==> flow/design.v <==
`timescale 1ns / 1ps
module keycheck(
    input clk,
    input rst_n,
    input key,
    output reg key_v
);
    reg [2:0] key_cnt;
    always @(posedge clk or negedge rst_n) begin
        if (!rst_n)
            key_cnt <= 3'b000;
        else
            key_cnt <= {key_cnt[1:0], key};
    end
    always @(posedge clk or negedge rst_n) begin
        if (!rst_n)
            key_v <= 1'b0;
        else if (key_cnt == 3'b110)
            key_v <= 1'b1;
        else
            key_v <= 1'b0;
    end
endmodule
`timescale 1ns / 1ps
module snack_control(
    input clk,
    input rst_n,
    input key_r,
    input key_l,
    input key_u,
    input key_d,
    input [9:0] box_x,
    input [8:0] box_y,
    input [9:0] x_pos,
    input [8:0] y_pos,
    input [1:0] speed_mode,
    output reg drive,
    output  snack_r,
    output snake_head
    );
    wire key_r1;
    wire key_l1;
    wire key_u1;
    wire key_d1;
    reg [1:0] dir; 
    parameter right = 2'd0;
    parameter left = 2'd1;
    parameter up = 2'd2;
    parameter down = 2'd3;
    keycheck r_keycheck(
        .clk(clk),
        .rst_n(rst_n),
        .key(key_r),
        .key_v(key_r1)
    );
    keycheck l_keycheck(
        .clk(clk),
        .rst_n(rst_n),
        .key(key_l),
        .key_v(key_l1)
    );
    keycheck u_keycheck(
        .clk(clk),
        .rst_n(rst_n),
        .key(key_u),
        .key_v(key_u1)
    );
    keycheck d_keycheck(
        .clk(clk),
        .rst_n(rst_n),
        .key(key_d),
        .key_v(key_d1)
    );
    always @(posedge clk or negedge rst_n)
        if (!rst_n) dir <= right;
        else if (key_r1 && dir != left) dir <= right;
        else if (key_l1 && dir != right) dir <= left;
        else if (key_u1 && dir != down) dir <= up;
        else if (key_d1 && dir != up) dir <= down;
    reg [9:0] snack_x[19:0];
    reg [8:0] snack_y[19:0];
    reg [20:0] cnt_m; 
    reg [20:0]update_time;
    always @( posedge clk or negedge rst_n) begin
    if(!rst_n)
        update_time = 19'd4200;
      else begin
         case (speed_mode)
         2'b00: update_time <= 20'd6200;  
         2'b01: update_time <= 20'd4200;  
         2'b10: update_time <= 20'd3200;  
         endcase
        end
    end
     reg fin;
    always @(posedge clk or negedge rst_n)
        if (!rst_n) cnt_m <= 19'd0;
        else if (fin) cnt_m <= 19'd0;
        else if (cnt_m == update_time) cnt_m <= 19'd0;
        else cnt_m <= cnt_m + 19'd1;
    always @(posedge clk or negedge rst_n)
        if (!rst_n) begin
            snack_x[0] <= 10'd400;
            snack_y[0] <= 10'd300;
        end else if (cnt_m == update_time)
            case (dir)
                right: if (snack_x[0] >= 10'd799) snack_x[0] <= 10'd0;
                       else snack_x[0] <= snack_x[0] + 10'd5;
                left: if (snack_x[0] == 10'd0) snack_x[0] <= 10'd799;
                      else snack_x[0] <= snack_x[0] - 10'd5;
                up: if (snack_y[0] >= 10'd599) snack_y[0] <= 10'd0;
                    else snack_y[0] <= snack_y[0] + 10'd5;
                down: if (snack_y[0] == 10'd0) snack_y[0] <= 10'd599;
                      else snack_y[0] <= snack_y[0] - 10'd5;
            endcase
    always @(posedge clk or negedge rst_n)
        if (!rst_n) begin
            snack_x[1] <= 10'd0;
            snack_y[1] <= 10'd0;
            snack_x[2] <= 10'd0;
            snack_y[2] <= 10'd0;
            snack_x[3] <= 10'd0;
            snack_y[3] <= 10'd0;
            snack_x[4] <= 10'd0;
            snack_y[4] <= 10'd0;
            snack_x[5] <= 10'd0;
            snack_y[5] <= 10'd0;
            snack_x[6] <= 10'd0;
            snack_y[6] <= 10'd0;
            snack_x[7] <= 10'd0;
            snack_y[7] <= 10'd0;
            snack_x[8] <= 10'd0;
            snack_y[8] <= 10'd0;
            snack_x[9] <= 10'd0;
            snack_y[9] <= 10'd0;
            snack_x[10] <= 10'd0;
            snack_y[10] <= 10'd0;
            snack_x[11] <= 10'd0;
            snack_y[11] <= 10'd0;
            snack_x[12] <= 10'd0;
            snack_y[12] <= 10'd0;
            snack_x[13] <= 10'd0;
            snack_y[13] <= 10'd0;
            snack_x[14] <= 10'd0;
            snack_y[14] <= 10'd0;
            snack_x[15] <= 10'd0;
            snack_y[15] <= 10'd0;
            snack_x[16] <= 10'd0;
            snack_y[16] <= 10'd0;
            snack_x[17] <= 10'd0;
            snack_y[17] <= 10'd0;
            snack_x[18] <= 10'd0;
            snack_y[18] <= 10'd0;
            snack_x[19] <= 10'd0;
            snack_y[19] <= 10'd0;
        end else if (cnt_m == update_time) begin
            snack_x[1] <= snack_x[0];
            snack_y[1] <= snack_y[0];
            snack_x[2] <= snack_x[1];
            snack_y[2] <= snack_y[1];
            snack_x[3] <= snack_x[2];
            snack_y[3] <= snack_y[2];
            snack_x[4] <= snack_x[3];
            snack_y[4] <= snack_y[3];
            snack_x[5] <= snack_x[4];
            snack_y[5] <= snack_y[4];
            snack_x[6] <= snack_x[5];
            snack_y[6] <= snack_y[5];
            snack_x[7] <= snack_x[6];
            snack_y[7] <= snack_y[6];
            snack_x[8] <= snack_x[7];
            snack_y[8] <= snack_y[7];
            snack_x[9] <= snack_x[8];
            snack_y[9] <= snack_y[8];
            snack_x[10] <= snack_x[9];
            snack_y[10] <= snack_y[9];
            snack_x[11] <= snack_x[10];
            snack_y[11] <= snack_y[10];
            snack_x[12] <= snack_x[11];
            snack_y[12] <= snack_y[11];
            snack_x[13] <= snack_x[12];
            snack_y[13] <= snack_y[12];
            snack_x[14] <= snack_x[13];
            snack_y[14] <= snack_y[13];
            snack_x[15] <= snack_x[14];
            snack_y[15] <= snack_y[14];
            snack_x[16] <= snack_x[15];
            snack_y[16] <= snack_y[15];
            snack_x[17] <= snack_x[16];
            snack_y[17] <= snack_y[16];
            snack_x[18] <= snack_x[17];
            snack_y[18] <= snack_y[17];
            snack_x[19] <= snack_x[18];
            snack_y[19] <= snack_y[18];
        end
    reg [4:0] length;
    always @(posedge clk or negedge rst_n)
        if (!rst_n) begin
            length <= 5'd1;
            drive <= 1'd0;
        end else if (drive) drive <= 1'd0;
        else if (snack_x[0] >= box_x-10'd10&&snack_x[0]<=box_x+10'd10 && snack_y[0] >= box_y-10'd10&&snack_y[0]<=box_y+10'd10) begin
            drive <= 1'd1;
            if (length < 5'd20) length <= length + 5'd1;
            else length <= length;
        end
    always @(posedge clk or negedge rst_n)
        if (!rst_n) fin <= 1'b0;
        else if ((snack_x[0] == snack_x[1] && snack_y[0] == snack_y[1]) ||
                 (snack_x[0] == snack_x[2] && snack_y[0] == snack_y[2]) ||
                 (snack_x[0] == snack_x[3] && snack_y[0] == snack_y[3]) ||
                 (snack_x[0] == snack_x[4] && snack_y[0] == snack_y[4]) ||
                 (snack_x[0] == snack_x[5] && snack_y[0] == snack_y[5]) ||
                 (snack_x[0] == snack_x[6] && snack_y[0] == snack_y[6]) ||
                 (snack_x[0] == snack_x[7] && snack_y[0] == snack_y[7]) ||
                 (snack_x[0] == snack_x[8] && snack_y[0] == snack_y[8]) ||
                 (snack_x[0] == snack_x[9] && snack_y[0] == snack_y[9]) ||
                 (snack_x[0] == snack_x[10] && snack_y[0] == snack_y[10]) ||
                 (snack_x[0] == snack_x[11] && snack_y[0] == snack_y[11]) ||
                 (snack_x[0] == snack_x[12] && snack_y[0] == snack_y[12]) ||
                 (snack_x[0] == snack_x[13] && snack_y[0] == snack_y[13]) ||
                 (snack_x[0] == snack_x[14] && snack_y[0] == snack_y[14]) ||
                 (snack_x[0] == snack_x[15] && snack_y[0] == snack_y[15]) ||
                 (snack_x[0] == snack_x[16] && snack_y[0] == snack_y[16]) ||
                 (snack_x[0] == snack_x[17] && snack_y[0] == snack_y[17]) ||
                 (snack_x[0] == snack_x[18] && snack_y[0] == snack_y[18]) ||
                 (snack_x[0] == snack_x[19] && snack_y[0] == snack_y[19] )) fin <= 1'b1;
                      assign snack_r = (
                (x_pos >= snack_x[1]-10'd10 && x_pos <= snack_x[1]+10'd10)&&(y_pos >= snack_y[1]-10'd10 && y_pos <= snack_y[1]+10'd10)&&length > 5'd1)||
                ((x_pos >= snack_x[2]-10'd10 && x_pos <= snack_x[2]+10'd10)&&(y_pos >= snack_y[2]-10'd10 && y_pos <= snack_y[2]+10'd10)&&length > 5'd2)||
                ((x_pos >= snack_x[3]-10'd10 && x_pos <= snack_x[3]+10'd10)&&(y_pos >= snack_y[3]-10'd10 && y_pos <= snack_y[3]+10'd10)&&length > 5'd3)||
                ((x_pos >= snack_x[4]-10'd10 && x_pos <= snack_x[4]+10'd10)&&(y_pos >= snack_y[4]-10'd10 && y_pos <= snack_y[4]+10'd10)&&length > 5'd4)||
                ((x_pos >= snack_x[5]-10'd10 && x_pos <= snack_x[5]+10'd10)&&(y_pos >= snack_y[5]-10'd10 && y_pos <= snack_y[5]+10'd10)&&length > 5'd5)||
                ((x_pos >= snack_x[6]-10'd10 && x_pos <= snack_x[6]+10'd10)&&(y_pos >= snack_y[6]-10'd10 && y_pos <= snack_y[6]+10'd10)&&length > 5'd6)||
                ((x_pos >= snack_x[7]-10'd10 && x_pos <= snack_x[7]+10'd10)&&(y_pos >= snack_y[7]-10'd10 && y_pos <= snack_y[7]+10'd10)&&length > 5'd7)||
                ((x_pos >= snack_x[8]-10'd10 && x_pos <= snack_x[8]+10'd10)&&(y_pos >= snack_y[8]-10'd10 && y_pos <= snack_y[8]+10'd10)&&length > 5'd8)||
                ((x_pos >= snack_x[9]-10'd10 && x_pos <= snack_x[9]+10'd10)&&(y_pos >= snack_y[9]-10'd10 && y_pos <= snack_y[9]+10'd10)&&length > 5'd9)||
                ((x_pos >= snack_x[10]-10'd10 && x_pos <= snack_x[10]+10'd10)&&(y_pos >= snack_y[10]-10'd10 && y_pos <= snack_y[10]+10'd10)&&length > 5'd10)||
                ((x_pos >= snack_x[11]-10'd10 && x_pos <= snack_x[11]+10'd10)&&(y_pos >= snack_y[11]-10'd10 && y_pos <= snack_y[11]+10'd10)&&length > 5'd11)||
                ((x_pos >= snack_x[12]-10'd10 && x_pos <= snack_x[12]+10'd10)&&(y_pos >= snack_y[12]-10'd10 && y_pos <= snack_y[12]+10'd10)&&length > 5'd12)||
                ((x_pos >= snack_x[13]-10'd10 && x_pos <= snack_x[13]+10'd10)&&(y_pos >= snack_y[13]-10'd10 && y_pos <= snack_y[13]+10'd10)&&length > 5'd13)||
                ((x_pos >= snack_x[14]-10'd10 && x_pos <= snack_x[14]+10'd10)&&(y_pos >= snack_y[14]-10'd10 && y_pos <= snack_y[14]+10'd10)&&length > 5'd14)||
                ((x_pos >= snack_x[15]-10'd10 && x_pos <= snack_x[15]+10'd10)&&(y_pos >= snack_y[15]-10'd10 && y_pos <= snack_y[15]+10'd10)&&length > 5'd15)||
                ((x_pos >= snack_x[16]-10'd10 && x_pos <= snack_x[16]+10'd10)&&(y_pos >= snack_y[16]-10'd10 && y_pos <= snack_y[16]+10'd10)&&length > 5'd16)||
                ((x_pos >= snack_x[17]-10'd10 && x_pos <= snack_x[17]+10'd10)&&(y_pos >= snack_y[17]-10'd10 && y_pos <= snack_y[17]+10'd10)&&length > 5'd17)||
                ((x_pos >= snack_x[18]-10'd10 && x_pos <= snack_x[18]+10'd10)&&(y_pos >= snack_y[18]-10'd10 && y_pos <= snack_y[18]+10'd10)&&length > 5'd18)||
                ((x_pos >= snack_x[19]-10'd10 && x_pos <= snack_x[19]+10'd10)&&(y_pos >= snack_y[19]-10'd10 && y_pos <= snack_y[19]+10'd10)&&length > 5'd19);
                  assign snake_head=((x_pos >= snack_x[0]-10'd10 && x_pos <= snack_x[0]+10'd10)&&(y_pos >= snack_y[0]-10'd10 && y_pos <= snack_y[0]+10'd10));
endmodule
`timescale 1ns / 1ps
module random(
    input clk,
    input rst_n,
    output reg [8:0] rand_num
    );
    always @(posedge clk or negedge rst_n)
        if (!rst_n) rand_num <= 9'd132;
        else begin
            rand_num[0] <= rand_num[8];
            rand_num[1] <= rand_num[0];
            rand_num[2] <= rand_num[1];
            rand_num[3] <= rand_num[2];
            rand_num[4] <= rand_num[3] ^ rand_num[8];
            rand_num[5] <= rand_num[4] ^ rand_num[8];
            rand_num[6] <= rand_num[5] ^ rand_num[8];
            rand_num[7] <= rand_num[6];
            rand_num[8] <= rand_num[7];
            if (rand_num > 9'd240)
                rand_num <= rand_num % 9'd240;
        end
endmodule
`timescale 1ns / 1ps
module box_create(
    input clk,
    input rst_n,
    input [8:0] rand_num,
    input rand_drive,
    output reg [9:0] rand_x,
    output reg [9:0] rand_y
    );
    reg flag;
    always @(posedge clk or negedge rst_n)
        if (!rst_n) begin
            rand_x <= 9'd300;
            rand_y <= 9'd300;
            flag <= 1'b0;
        end else if (rand_drive) begin
            flag <= 1'b1;
            rand_x <= rand_num;
        end else if (flag == 1'b1) begin
            rand_y <= rand_num;
            flag <= 1'b0;
        end
endmodule
`timescale 1ns / 1ps
module random_box(
    input clk,
    input rst_n,
    input drive,
    output wire [9:0] box_x,
    output wire [9:0] box_y
    );
    wire [8:0] rand_num;
    random U1_random(
        .clk(clk),
        .rst_n(rst_n),
        .rand_num(rand_num)
    );
    wire [9:0] rand_x;
    wire [9:0] rand_y;
    box_create U1_box_create(
        .clk(clk),
        .rst_n(rst_n),
        .rand_num(rand_num),
        .rand_drive(drive),
        .rand_x(rand_x),
        .rand_y(rand_y)
    );
    assign box_x = rand_x;
    assign box_y = rand_y;
endmodule
`timescale 1ns / 1ps
module PS2(
	input clk, rst,
	input ps2_clk, ps2_data,
	output reg up, left, right, down
	);
reg ps2_clk_falg0, ps2_clk_falg1, ps2_clk_falg2;
wire negedge_ps2_clk = !ps2_clk_falg1 & ps2_clk_falg2;
reg negedge_ps2_clk_shift;
reg [9:0] data;
reg data_break, data_done, data_expand;
reg[7:0]temp_data;
reg[3:0]num;
always@(posedge clk or posedge rst)begin
	if(rst)begin
		ps2_clk_falg0<=1'b0;
		ps2_clk_falg1<=1'b0;
		ps2_clk_falg2<=1'b0;
	end
	else begin
		ps2_clk_falg0<=ps2_clk;
		ps2_clk_falg1<=ps2_clk_falg0;
		ps2_clk_falg2<=ps2_clk_falg1;
	end
end
always@(posedge clk or posedge rst)begin
	if(rst)
		num<=4'd0;
	else if (num==4'd11)
		num<=4'd0;
	else if (negedge_ps2_clk)
		num<=num+1'b1;
end
always@(posedge clk)begin
	negedge_ps2_clk_shift<=negedge_ps2_clk;
end
always@(posedge clk or posedge rst)begin
	if(rst)
		temp_data<=8'd0;
	else if (negedge_ps2_clk_shift)begin
		case(num)
			4'd2 : temp_data[0]<=ps2_data;
			4'd3 : temp_data[1]<=ps2_data;
			4'd4 : temp_data[2]<=ps2_data;
			4'd5 : temp_data[3]<=ps2_data;
			4'd6 : temp_data[4]<=ps2_data;
			4'd7 : temp_data[5]<=ps2_data;
			4'd8 : temp_data[6]<=ps2_data;
			4'd9 : temp_data[7]<=ps2_data;
			default: temp_data<=temp_data;
		endcase
	end
	else temp_data<=temp_data;
end
always@(posedge clk or posedge rst)begin
	if(rst)begin
		data_break<=1'b0;
		data<=10'd0;
		data_done<=1'b0;
		data_expand<=1'b0;
	end
	else if(num==4'd11)begin
		if(temp_data==8'hE0)begin
			data_expand<=1'b1;
		end
		else if(temp_data==8'hF0)begin
			data_break<=1'b1;
		end
		else begin
			data<={data_expand,data_break,temp_data};
			data_done<=1'b1;
			data_expand<=1'b0;
			data_break<=1'b0;
		end
	end
	else begin
		data<=data;
		data_done<=1'b0;
		data_expand<=data_expand;
		data_break<=data_break;
	end
end
always @(posedge clk or posedge rst) begin
	if (rst) begin
		up <= 1'b0; left <= 1'b0; right <= 1'b0; down <= 1'b0;
	end
	else case (data)
        10'h275:down <= 1;
        10'h375:down <= 0;
        10'h26B:left <= 1;
        10'h36B:left <= 0;
        10'h274:right <= 1;
        10'h374:right <= 0;
        10'h272:up<=1;
        10'h372:up<=0;
    endcase
end
endmodule
`timescale 1ns / 1ps
module VGA(
	input clk,                    
	input rst,
	input [11:0]Din,			 
	output reg [8:0]row,		 
	output reg [9:0]col,		 
	output reg rdn,			 
	output reg [3:0]R, G, B, 
	output reg HS, VS			 
   );
reg [9:0] h_count;  
	always @ (posedge clk) begin
		if (rst)  h_count <= 10'h0;
		else if  (h_count == 10'd799)
					 h_count <= 10'h0;
			  else h_count <= h_count + 10'h1;
	end
reg [9:0] v_count;  
	always @ (posedge clk or posedge rst) begin
		if (rst)  v_count <= 10'h0;
		else if  (h_count == 10'd799) begin
					if (v_count == 10'd524) v_count <= 10'h0;
					else v_count <= v_count + 10'h1;
		end
	end
wire	[9:0] row_addr = v_count - 10'd35;		 
wire	[9:0] col_addr = h_count - 10'd143;		 
wire			h_sync = (h_count > 10'd95);		 
wire			v_sync = (v_count > 10'd1);		 
wire			read   = (h_count > 10'd142) &&	 
							(h_count < 10'd783) &&	 
							(v_count > 10'd34)  &&	 
							(v_count < 10'd525);		 
always @ (posedge clk) begin
	row <= row_addr[8:0];	 
	col <= col_addr;			 
	rdn <= ~read;				 
	HS  <= h_sync;				 
	VS  <= v_sync;				 
	R   <= rdn ? 4'h0 : Din[3:0];		 
	G	 <= rdn ? 4'h0 : Din[7:4];		 
	B	 <= rdn ? 4'h0 : Din[11:8];	 
end
endmodule
`timescale 1ns / 1ps
module draw_snake(
    input clk,
    input rdn,
    input [8:0] row,
    input [9:0] col,
    input rst_n,
    input [9:0] box_x,
    input [8:0] box_y,
    output reg [11:0] pixel,
    input snake_r,
    input snake_head
    );
    parameter RED = 12'b0000_0000_1111;
    parameter GREEN = 12'b0000_1111_0000;
    parameter BLUE = 12'b1111_0000_0000;
    parameter YELLOW = 12'b0000_1111_1111;
    always @(posedge clk ) begin
        if (rst_n==0) pixel <= YELLOW;
        else if (!rdn) begin 
        if(snake_head) pixel<=YELLOW;
          else  if (snake_r) pixel <= GREEN; 
            else if (col >= box_x-10'd10 &&col<=box_x+10'd10 && row>=box_y-10'd10&& row<=box_y+10'd10) pixel <= RED; 
            else pixel <= 12'h000; 
        end
    end
endmodule
`timescale 1ns / 1ps
module Bpmusic(
input key,
input clk,
output reg beep
);
reg [15:0] cnt;
reg [15:0] prediv;
reg [12:0] delay;
always @(posedge clk) begin
if (key == 1'b1) begin
	beep <= 1'b0;
	delay <= 13'd0;
	cnt <= 16'd0;
	prediv <= 16'hBA9E;
end
else begin
	cnt <= cnt + 1'b1;
	if (cnt == prediv) begin
		beep <= ~beep;
		cnt <= 0;
		delay <= delay +1'b1;
		case(delay)
			13'd1000:prediv <= 16'hA648;
			13'd2000:prediv <= 16'h941F;
			13'd3000:prediv <= 16'h8BCF;
			13'd4000:prediv <= 16'h7C90;
			13'd5000:prediv <= 16'h6EFA;
			13'd6000:prediv <= 16'h62DD;
			13'd7000:begin
				prediv <= 16'hBA9E;
				delay <= 13'd0;
				end
			default : prediv <= prediv;
			endcase
	end
end 
end
endmodule
`timescale 1ns / 1ps
module snack(
    input ps2_data,
    input ps2_clk,
    input clk,
    input [1:0] speed_mode,
    input rst_n,
    input key,
    output hsync,
    output vsync,
    output beep,
    output [3:0] vga_r,
    output [3:0] vga_g,
    output [3:0] vga_b
    );
    wire key_r,key_l,key_u,key_d;
    PS2 ps2(.clk(clk),.rst(!rst_n),.ps2_clk(ps2_clk),.ps2_data(ps2_data),.up(key_u),.left(key_l),.right(key_r),.down(key_d));
    wire [9:0] col;
    wire [8:0] row;
    wire [9:0] box_x;
    wire [8:0] box_y;
    wire drive;
    wire snake_r;
    wire snake_head;
    snack_control u1_snack_control(
        .clk(clk),
        .rst_n(rst_n),
        .key_r(key_r),
        .key_l(key_l),
        .key_u(key_u),
        .key_d(key_d),
        .box_x(box_x),
        .box_y(box_y),
        .x_pos(col),
        .y_pos(row),
        .speed_mode(speed_mode),
        .drive(drive),
        .snack_r(snake_r),
        .snake_head(snake_head)
                  );
    random_box u1_random_box(
        .clk(clk),
        .rst_n(rst_n),
        .drive(drive), 
        .box_x(box_x), 
        .box_y(box_y)
    );
    wire [11:0] pixel;
    wire rdn;
    reg control_signal;
    wire [3:0]vga_r1;
    wire [3:0]vga_g1;
    wire [3:0]vga_b1;
    wire hsync1;
    wire vsync1;
    wire [3:0]vga_r2;
    wire [3:0]vga_g2;
    wire [3:0]vga_b2;
    wire hsync2;
    wire vsync2;
    VGA vga0(
        .clk(clk),
        .rst(!rst_n),
        .R(vga_r1),
        .G(vga_g1),
        .B(vga_b1),
        .HS(hsync1),
        .VS(vsync1),
        .row(row),
        .col(col),
        .rdn(rdn),
        .Din(pixel)
    );
    assign vga_r2 = 4'h0;
    assign vga_g2 = 4'h0;
    assign vga_b2 = 4'h0;
    assign hsync2 = 1'b0;
    assign vsync2 = 1'b0;
    draw_snake draw(
        .clk(clk),
        .rdn(rdn),
        .row(row),
        .col(col),
        .rst_n(rst_n),
        .box_x(box_x),
        .box_y(box_y),
        .pixel(pixel),
        .snake_r(snake_r),
        .snake_head(snake_head)
    );
    always @(posedge clk or negedge rst_n) begin
        if (!rst_n) begin
            control_signal <= 1'b0;  
        end else begin
            control_signal <=1'b1;
        end
    end
    assign vga_r = control_signal ? vga_r1 : vga_r2;
    assign vga_g = control_signal ? vga_g1 : vga_g2;
    assign vga_b = control_signal ? vga_b1 : vga_b2;
    assign hsync = control_signal ? hsync1 : hsync2;
    assign vsync = control_signal ? vsync1 : vsync2;
    Bpmusic music (
    .clk(clk),
    .key(key),
    .beep(beep)
    );
endmodule
* Tool chain data of snack
The steps from the RTL of snack to its reports follow in flow order. Lines are those of the file above, counted from 1. Operators carry their Yosys type and port widths (W data, S select, Z words). Library cell names are shortened. Not given: --
Inputs: top snack, clock port clk, cell library sky130hd, timing corner tt_025C_1v80

* Word level
Counts by Yosys on the flattened word-level netlist (proc, flatten, opt, wreduce). Print and check cells are left out. Cells with the same type and inputs are merged into one.
Bit counts: register bits 620, cells after elaboration 630
Cells by class: $add $sub $neg 97, div/mod/pow operators 1, order comparisons 117, equality and inequality tests 81, mux-type cells 49, bitwise gates (word level) 10, reductions and logical operators 181
Operators with widths (number):
- $ge A10 B10 Y1 | 22
- $le A10 B10 Y1 | 22
- $ge A9 B10 Y1 | 22
- $le A9 B10 Y1 | 22
- $add A9 B4 Y10 const B | 22
- $sub A9 B4 Y10 const B | 22
- $add A10 B4 Y10 const B | 20
- $sub A10 B4 Y10 const B | 20
- $eq A10 B10 Y1 | 19
- $eq A9 B9 Y1 | 19
- $pmux W16 S7 | 1
- $logic_and A1 B1 Y1 | 111
- $eq A10 B10 Y1 const B | 10
- $mod A9 B8 Y9 const B | 1
- $pmux W21 S3 | 1
- $mux W21 | 2
- $gt A5 B4 Y1 const B | 8
- $eq A13 B13 Y1 const B | 3
- $logic_or A1 B1 Y1 | 36
- $mux W10 | 3
- $reduce_and A2 Y1 | 14
- $eq A13 B12 Y1 const B | 2
- $mux W12 | 2
- $mux W4 | 6
- $add A21 B1 Y21 const B | 1
- $eq A21 B21 Y1 | 1
- $mux W1 | 21
- $add A10 B1 Y10 const B | 2
Other operator kinds: 54; their cells: 101.

* Longest topological paths
Longest topological path by Yosys (ltp), each cell counted once; first at word level (registers and memories cut), then after technology mapping (sequential cells cut; the memories' decode and read muxes count).
Depth: depth in word-level cells 25, ABC_AREA 0, mapped depth 16, mapped depth without buffers 16

* Synthesis result
Source: synth_stat.txt of the flow (Yosys; design flattened, memories mapped). It holds for the ABC_AREA given above (unset counts as 0); a run with the other value may have another netlist. Totals and module areas in this step are rounded.
Cells by type:
- dfrtp_1 | number 481, total area 1.2E+04 µm²
- ha_1 | number 868, total area 1.09E+04 µm²
- nand2_1 | number 1204, total area 4.52E+03 µm²
- xor2_1 | number 503, total area 4.41E+03 µm²
- xnor2_1 | number 499, total area 4.37E+03 µm²
- o21ai_0 | number 382, total area 1.91E+03 µm²
- dfxtp_1 | number 83, total area 1.66E+03 µm²
- clkbuf_1 | number 366, total area 1.37E+03 µm²
- nor2_1 | number 366, total area 1.37E+03 µm²
- a21oi_1 | number 251, total area 1.26E+03 µm²
- nand4_1 | number 164, total area 1.03E+03 µm²
- inv_1 | number 227, total area 852.067 µm²
- nand3_1 | number 141, total area 705.677 µm²
- nor4_1 | number 111, total area 694.416 µm²
- a21o_1 | number 89, total area 668.141 µm²
- nor3_1 | number 111, total area 555.533 µm²
- dfstp_2 | number 20, total area 525.504 µm²
- nor2b_1 | number 78, total area 487.968 µm²
Not listed: further types 69, cells in them 754.
Mapped netlist: mapped cells 6698, mapped area 55000 µm², sequential area 14000 µm², flip-flops 584, buffers 445
By module: a second synthesis without flattening, with its own total; a netlist apart from the flattened one above.
Second synthesis, totals: cell total of the unflattened synthesis 6872, area total of the unflattened synthesis 57000 µm²
Rows give one instance, submodules left out.
By module:
- snack_control | times used 1, cells 5925, area 47000 µm², sequential area 10000 µm²
- Bpmusic | times used 1, cells 311, area 2600 µm², sequential area 920 µm²
- VGA | times used 1, cells 210, area 2200 µm², sequential area 1100 µm²
- draw_snake | times used 1, cells 191, area 1400 µm², sequential area 40 µm²
- PS2 | times used 1, cells 112, area 1400 µm², sequential area 800 µm²
- box_create | times used 1, cells 43, area 780 µm², sequential area 490 µm²
- random | times used 1, cells 42, area 450 µm², sequential area 230 µm²
- keycheck | times used 4, cells 5, area 110 µm², sequential area 100 µm²
- snack | times used 1, cells 18, area 140 µm², sequential area 25 µm²
- random_box | times used 1, cells 0, area 0.0 µm², sequential area 0.0 µm²

* Worst setup path after synthesis
Source: OpenSTA report_checks on the synthesized netlist (no wires, ideal clock, input and output delay 20% of the period each), path of least setup slack; recovery checks are left aside. Register names are those of the netlist, which keeps one name where synthesis merged equal registers.
Path post-synthesis: path kind input-to-reg, start point input port key, end point register music.cnt[10], period 40.0 ns, external input delay 8.000 ns, setup time 0.128 ns, time at the first pin 8.000 ns, data arrival time 8.772 ns, setup slack 31.100 ns, delay of the path 0.900 ns, driving pins on the path 5, buffers on the path 2, period reached after synthesis 8.9 ns
"delay of the path" = arrival - input delay + setup time. "driving pins on the path" counts driving pins, that of a launching flip-flop among them; a cell with two outputs on the path counts twice. "period reached after synthesis" is the clock period less the worst setup slack; recovery checks do not enter. This is arithmetic on one report: input and output delays are still those of the set period (20% each). The rows between start and end are the longest chain of elaborated cells between them; the timing report does not say that the signal goes this way. Where chains are equally long, one stands for them. Each line given opens the expression or statement behind the cell; cells for indexed reads and writes are added by Yosys, which also makes memories of some case tables. At most two assigning lines are given for a register; there are more.
Between the ends, post-synthesis: cell sequence clkbuf_1 -> inv_1 -> nand2_1 -> clkbuf_1 -> nor2_1, length of the longest elaborated chain 1, elaborated cells between the ends (all ways) 1, source lines of those cells 0, those cells by class reduce/logical: 1
Ends and longest elaborated chain, post-synthesis:
- from (decl) | line 538 | input key,
- $reduce_or A2 Y1
- to (assign) | line 505 | cnt <= 16'd0;
- to (assign) | line 509 | cnt <= cnt + 1'b1;
- to (decl) | line 498 | reg [15:0] cnt;

* Timing after layout
Path of least setup slack in the final report of flow run B (OpenROAD, finished layout, wires in). Where an end is a register, its clock arrival counts in the times.
Path after layout: path kind reg-to-output, start point register control_signal, end point output port vga_g[1], period 40.0 ns, output delay 8.00 ns, time at the first pin 0.69 ns, data arrival time 1.92 ns, setup slack 30.08 ns, driving pins on the path 4, buffers on the path 2
The rows between start and end are the longest chain of elaborated cells between them; the timing report does not say that the signal goes this way. Where chains are equally long, one stands for them.
Between the ends, after layout: cell sequence dfrtp_1 -> and2_1 -> buf_4 -> clkdlybuf4s50_1, length of the longest elaborated chain 1, elaborated cells between the ends (all ways) 1, source lines of those cells 1, those cells by class mux: 1
Ends and longest elaborated chain, after layout:
- from (decl) | line 580 | reg control_signal;
- from (assign) | line 623 | control_signal <= 1'b0;
- from (assign) | line 625 | control_signal <=1'b1;
- $mux W4 | line 629 | assign vga_g = control_signal ? vga_g1 : vga_g2;
- to (decl) | line 543 | output [3:0] vga_g,

Wiki page: snack / flow data

4 stored runs of snack in the flow (synthesis by Yosys, layout by OpenROAD, sky130hd cells), in arbitrary order. Constraints: input delay and output delay 20% of the set period each, output load 0.01 pF.
"reached clock period" = clock period - worst setup slack. The figure is calculated, with input and output delays left at 20% of the set period.
"worst setup path time" means the part of the period allowed to the worst setup path (the constraints hold back 20% at inputs and 20% at outputs) less its slack; where the path has registers, the arrival times of their clocks count too.
The measured numbers are rounded.

* Flow run A | settings: ABC_AREA 1; CAP_MARGIN 35; CELL_PAD_IN_SITES_GLOBAL_PLACEMENT 2; CORE_ASPECT_RATIO 0.76; CORE_UTILIZATION 57; CTS_CLUSTER_DIAMETER 291; CTS_CLUSTER_SIZE 57; GPL_TIMING_DRIVEN 1; PLACE_DENSITY_LB_ADDON 0.12; TNS_END_PERCENT 70; period_ns 18.4; CORE_MARGIN 2; SLEW_MARGIN 20 | no final report: placement broke off with FLW-0024
* Flow run B | settings: CELL_PAD_IN_SITES_GLOBAL_PLACEMENT 2; CORE_ASPECT_RATIO 0.76; CORE_UTILIZATION 29; GPL_TIMING_DRIVEN 0; SETUP_SLACK_MARGIN 2.43; period_ns 40.0; CAP_MARGIN 20; CORE_MARGIN 2; SLEW_MARGIN 20 | results: cell area after synthesis 55000 µm²; die area 190000 µm²; standard-cell area of the final layout 63000 µm²; post-layout utilization 0.33; setup slack of the worst path 30 ns; sum of negative setup slack 0.000 ns; worst hold slack after layout 0.35 ns; reached clock period 9.922 ns; worst setup path time 1.92 ns; critical path kind reg-to-output
* Flow run C | settings: ABC_AREA 1; CAP_MARGIN 0; CELL_PAD_IN_SITES_DETAIL_PLACEMENT 2; CELL_PAD_IN_SITES_GLOBAL_PLACEMENT 0; CORE_ASPECT_RATIO 1.12; CORE_UTILIZATION 41; CTS_CLUSTER_DIAMETER 290; CTS_CLUSTER_SIZE 95; GPL_ROUTABILITY_DRIVEN 0; GPL_TIMING_DRIVEN 0; HOLD_SLACK_MARGIN -0.04; MAX_ROUTING_LAYER met5; MIN_ROUTING_LAYER met2; PLACE_DENSITY_LB_ADDON 0.3; SETUP_SLACK_MARGIN 0.85; TNS_END_PERCENT 75; period_ns 10.3; CORE_MARGIN 2; SLEW_MARGIN 20 | no final report: routing broke off with GRT-0116
* Flow run D | settings: period_ns 8.48; CAP_MARGIN 20; CORE_MARGIN 2; CORE_UTILIZATION 40; SLEW_MARGIN 20 | results: cell area after synthesis 55000 µm²; die area 140000 µm²; standard-cell area of the final layout 59000 µm²; post-layout utilization 0.43; setup slack of the worst path 4.0 ns; sum of negative setup slack 0.000 ns; worst hold slack after layout 0.35 ns; reached clock period 4.457 ns; worst setup path time 4.46 ns; critical path kind reg-to-reg
